==> flow/design.v <==
module matrix_mul(
    input wire clk,
    input wire reset,
    input wire start,
    input wire [8:0][7:0] matrix_a,
    input wire [8:0][7:0] matrix_b,
    output reg [8:0][15:0] result,
    output reg done
);
reg [3:0] state;
reg [3:0] i, j, k;
reg [15:0] sum;
localparam IDLE = 4'd0, MULTIPLY = 4'd1, DONE = 4'd2;
always @(posedge clk or posedge reset) begin
    if (reset) begin
        state <= IDLE;
        done <= 0;
        i <= 0;
        j <= 0;
        k <= 0;
        sum <= 0;
    end else begin
        case (state)
            IDLE: begin
                if (start) begin
                    state <= MULTIPLY;
                    i <= 0;
                    j <= 0;
                    k <= 0;
                    sum <= 0;
                    done <= 0;
                end
            end
            MULTIPLY: begin
                if (k == 3) begin
                    result[i*3 + j] <= sum;
                    sum <= 0;
                    k <= 0;
                    if (j == 2) begin
                        j <= 0;
                        if (i == 2) begin
                            state <= DONE;
                        end else begin
                            i <= i + 1;
                        end
                    end else begin
                        j <= j + 1;
                    end
                end else begin
                    sum <= sum + matrix_a[i*3 + k] * matrix_b[k*3 + j];
                    k <= k + 1;
                end
            end
            DONE: begin
                done <= 1;
                state <= IDLE;
            end
        endcase
    end
end
endmodule
# Step by step through the tools: matrix_mul
# What the tools print for matrix_mul, step after step.
# Lines are those of the file above, counted from 1.
# Operators: Yosys type, input widths -> output width; for muxes data width and select width s.
# Cell names lack the library's common part.
inputs:
  design: "matrix_mul"
  clk_port: "clk"
  library: "sky130hd"
  corner: "tt_025C_1v80"

# Elaborated design
# Source: Yosys, flattened and elaborated, memories not mapped. Widths are those after wreduce. Registers that Yosys merges into a memory's read port (data or address) are not register bits. Print and check cells do not count. Equal cells are merged and count once.
word_totals:
  register_bits: 177
  output_inout_bits: 145
op_classes:
  reduce_and_logical: 10
  shifts: 4
  add_sub_neg: 8
  n_logic: 4
  equal: 10
  mux: 20
  mul: 3
ops:
  columns: ["cell", "n"]
  rows:
  - ["$and 144x144->144", 1]
  - ["$or 144x144->144", 1]
  - ["$not 144->144", 1]
  - ["$shift 16x33->144", 1]
  - ["$shift 16x33->144 const A", 1]
  - ["$shiftx 72x11->8", 2]
  - ["$mul 8x8->16", 1]
  - ["$mux 4", 11]
  - ["$neg 32->33", 1]
  - ["$pmux 16 s2", 1]
  - ["$mux 16", 2]
  - ["$add 28x4->28", 1]
  - ["$mul 4x2->6 const B", 2]
  - ["$pmux 4 s2", 3]
  - ["$add 16x16->16", 1]
  - ["$eq 4x2->1 const B", 4]
  - ["$add 6x4->7", 2]
  - ["$add 4x1->4 const B", 3]
  - ["$pmux 4 s3", 1]
  - ["$ne 2x2->1 const B", 5]
  - ["$reduce_and 5->1", 2]
  - ["$reduce_and 3->1", 2]
  - ["$reduce_and 2->1", 2]
  - ["$reduce_bool 2->1", 2]
  - ["$eq 4x1->1 const B", 1]
  - ["$logic_not 4->1", 1]
  - ["$reduce_bool 3->1", 1]
  - ["$pmux 1 s2", 1]
# Not listed: further kinds 2, cells in them 2.

# Logic depth
# Yosys ltp: most cells in a row. Word level: on the elaborated netlist, between registers, memories and ports. Mapped: between sequential cells and ports; inverters and the memories' decode and read muxes count.
logic_depth:
  depth_word: 7
  ABC_AREA: 0
  ltp_mapped: 30
  depth_no_buf: 29

# Netlist
# Source: synth_stat.txt of the flow (Yosys; design flattened, memories mapped). It holds for the ABC_AREA given above (unset counts as 0); a run with the other value may have another netlist.
mapped:
  n_buf: 49
  yosys_area_um2: 12214.2
  cells: 964
  sequential_area_um2: 5126.2
  ffs: 176
by_type:
  columns: ["cell_type", "n", "area_total_um2"]
  rows:
  - ["edfxtp_1", 144, 4.32E+03]
  - ["fa_1", 57, 1.14E+03]
  - ["mux2_2", 90, 1.01E+03]
  - ["dfrtp_1", 31, 775.744]
  - ["ha_1", 61, 763.232]
  - ["mux4_2", 32, 720.691]
  - ["mux2_4", 36, 540.518]
  - ["inv_1", 96, 360.346]
  - ["nand2_1", 69, 258.998]
  - ["mux2i_1", 21, 210.202]
  - ["a21oi_1", 29, 145.139]
  - ["nor2_1", 38, 142.637]
  - ["a22o_1", 15, 131.376]
  - ["xnor2_1", 15, 131.376]
  - ["mux2_1", 10, 112.608]
  - ["o21ai_0", 22, 110.106]
  - ["clkbuf_1", 28, 105.101]
  - ["nand3_1", 21, 105.101]
# Other cell types: 46; their cells: 149.

# Worst setup path after synthesis
# Path of least setup slack by OpenSTA after synthesis, without wires, with an ideal clock, recovery checks aside; 20% of the period is set as input and as output delay. Where synthesis merged equal registers, the netlist keeps one of their names.
synth_path:
  path_kind: "input-to-reg"
  from: "in reset"
  to: "reg result"
  in_delay_ns: 2.000
  slack_ns: -2.603
  path_stages: 1
  setup_time_ns: 0.824
  arrival_ns: 11.780
  launch_ns: 2.000
  tclk_ns: 10.0
  delay_ns: 10.604
  synth_period_reached_ns: 12.603
# "delay_ns" is the arrival time less input delay plus setup time.
# "path_stages" counts driving pins, that of a launching flip-flop among them; a cell with two outputs on the path counts twice.
# "synth_period_reached_ns" is the clock period less the worst setup slack; recovery checks do not enter. This is arithmetic on one report: input and output delays are still those of the set period (20% each).
# Where an end lacks its bit number, it is one bit of the signal, or one of the new flip-flops if synthesis recoded a state register.
# The rows between start and end are the longest chain of elaborated cells between them; the timing report does not say that the signal goes this way. Where chains are equally long, one stands for them.
# Each line given opens the expression or statement behind the cell; cells for indexed reads and writes are added by Yosys, which also makes memories of some case tables.
synth_via:
  path_cell_list: "nor3_1"
  elab_chain_len: 2
  cells_between: 2
  cone_classes: "1 x logic; 1 x reduce/logical"
synth_lines:
  columns: ["item", "line", "text"]
  rows:
  - ["from (decl)", 3, "input wire reset,"]
  - ["$not 1->1", null, null]
  - ["$reduce_and 3->1", null, null]
  - ["to (assign)", 36, "result[i*3 + j] <= sum;"]
  - ["to (decl)", 7, "output reg [8:0][15:0] result,"]

# Timing after layout
# Path of least setup slack in the final report of entry A (OpenROAD, finished layout, wires in). Where an end is a register, its clock arrival counts in the times.
layout_path:
  path_kind: "reg-to-reg"
  from: "reg i[0]"
  to: "reg sum[15]"
  arrival_ns: 8.56
  setup_time_ns: 0.07
  slack_ns: 1.82
  path_stages: 29
  tclk_ns: 10.0
  launch_ns: 0.44
# The rows between start and end are the longest chain of elaborated cells between them; the timing report does not say that the signal goes this way. Where chains are equally long, one stands for them.
# At most two assigning lines are given for a register; there are more.
layout_via:
  path_cell_list: "dfrtp_1 > ha_1 > fa_1 > ha_1 > nor2b_1 > o21ai_0 > a211oi_1 > mux2i_1 > o31ai_1 > buf_4 > and2_1 > nand2_1 > fa_1 > inv_1 > ha_1 > ha_1 > inv_1 > fa_1 > inv_1 > ha_1 > fa_1 > a211o_1 > a21oi_1 > o21ai_0 > nand4_1 > a31oi_1 > xnor2_1 > a21oi_1 > o22ai_1"
  elab_chain_len: 7
  cells_between: 7
  cone_classes: "2 x add/sub; 2 x mul; 1 x shift; 2 x mux"
layout_lines:
  columns: ["item", "line", "text"]
  rows:
  - ["from (decl)", 11, "reg [3:0] i, j, k;"]
  - ["from (assign)", 18, "i <= 0;"]
  - ["from (assign)", 44, "i <= i + 1;"]
  - ["$mul 4x2->6", 50, "sum <= sum + matrix_a[i*3 + k] * matrix_b[k*3 + j];"]
  - ["$add 6x4->7", 50, null]
  - ["$shiftx 72x11->8", 50, null]
  - ["$mul 8x8->16", 50, null]
  - ["$add 16x16->16", 50, null]
  - ["$mux 16", 35, "if (k == 3) begin"]
  - ["$pmux 16 s2", 23, "case (state)"]
  - ["to (assign)", 21, "sum <= 0;"]
  - ["to (assign)", 50, null]
  - ["to (decl)", 12, "reg [15:0] sum;"]

# Design matrix_mul on sky130hd. What follows are 4 stored runs of the flow, each under its own settings; their order means nothing. The constraints put input and output delay at 20% of the set period each and load the outputs with 0.01 pF.
runs:
  - name: "entry A"
    settings:
      CAP_MARGIN: 10
      CELL_PAD_IN_SITES_GLOBAL_PLACEMENT: 0
      CORE_MARGIN: 8
      CORE_UTILIZATION: 71
      CTS_CLUSTER_DIAMETER: 31
      SETUP_SLACK_MARGIN: 1.51
      SLEW_MARGIN: 15
      TNS_END_PERCENT: 65
      period_ns: 10.0
    results:
      cell_area_final_um2: 15841.4
      ws_hold_ns: 0.576
      timing.setup.tns_ns: 0.000
      final_die_area_um2: 21656.1
      ws_setup_ns: 1.816
      ys_area_um2: 12214.2
  - name: "entry B"
    settings:
      ABC_AREA: 1
      CAP_MARGIN: 25
      CELL_PAD_IN_SITES_DETAIL_PLACEMENT: 2
      CELL_PAD_IN_SITES_GLOBAL_PLACEMENT: 1
      CORE_ASPECT_RATIO: 0.5
      CORE_MARGIN: 8
      CORE_UTILIZATION: 20
      CTS_CLUSTER_SIZE: 51
      GPL_ROUTABILITY_DRIVEN: 0
      GPL_TIMING_DRIVEN: 0
      HOLD_SLACK_MARGIN: 0.17
      MAX_ROUTING_LAYER: "met5"
      MIN_ROUTING_LAYER: "met1"
      PLACE_DENSITY_LB_ADDON: 0.28
      SLEW_MARGIN: 10
      TNS_END_PERCENT: 70
      period_ns: 5.76
    results:
      cell_area_final_um2: 19093.3
      ws_hold_ns: 0.495
      timing.setup.tns_ns: -5.026
      final_die_area_um2: 72600.9
      ws_setup_ns: -0.562
      ys_area_um2: 12754.7
  - name: "entry C"
    settings:
      CELL_PAD_IN_SITES_GLOBAL_PLACEMENT: 0
      CORE_ASPECT_RATIO: 0.5
      CORE_UTILIZATION: 32
      GPL_TIMING_DRIVEN: 0
      MAX_ROUTING_LAYER: "met5"
      PLACE_DENSITY: 0.41
      SETUP_SLACK_MARGIN: 1.09
      period_ns: 4.44
      CAP_MARGIN: 20
      CORE_MARGIN: 2
      SLEW_MARGIN: 20
    results:
      cell_area_final_um2: 18159.9
      ws_hold_ns: 0.500
      timing.setup.tns_ns: -22.315
      final_die_area_um2: 39842.5
      ws_setup_ns: -2.313
      ys_area_um2: 12214.2
  - name: "entry D"
    settings:
      CELL_PAD_IN_SITES_DETAIL_PLACEMENT: 2
      CELL_PAD_IN_SITES_GLOBAL_PLACEMENT: 0
      CORE_ASPECT_RATIO: 0.5
      CORE_MARGIN: 7
      CORE_UTILIZATION: 20
      GPL_TIMING_DRIVEN: 0
      HOLD_SLACK_MARGIN: 0.17
      MAX_ROUTING_LAYER: "met5"
      PLACE_DENSITY_LB_ADDON: 0.28
      SETUP_SLACK_MARGIN: 1.09
      SLEW_MARGIN: 10
      period_ns: 4.44
      CAP_MARGIN: 20
    results:
      cell_area_final_um2: 18838.1
      ws_hold_ns: 0.516
      timing.setup.tns_ns: -25.555
      final_die_area_um2: 68606.9
      ws_setup_ns: -2.522
      ys_area_um2: 12214.2
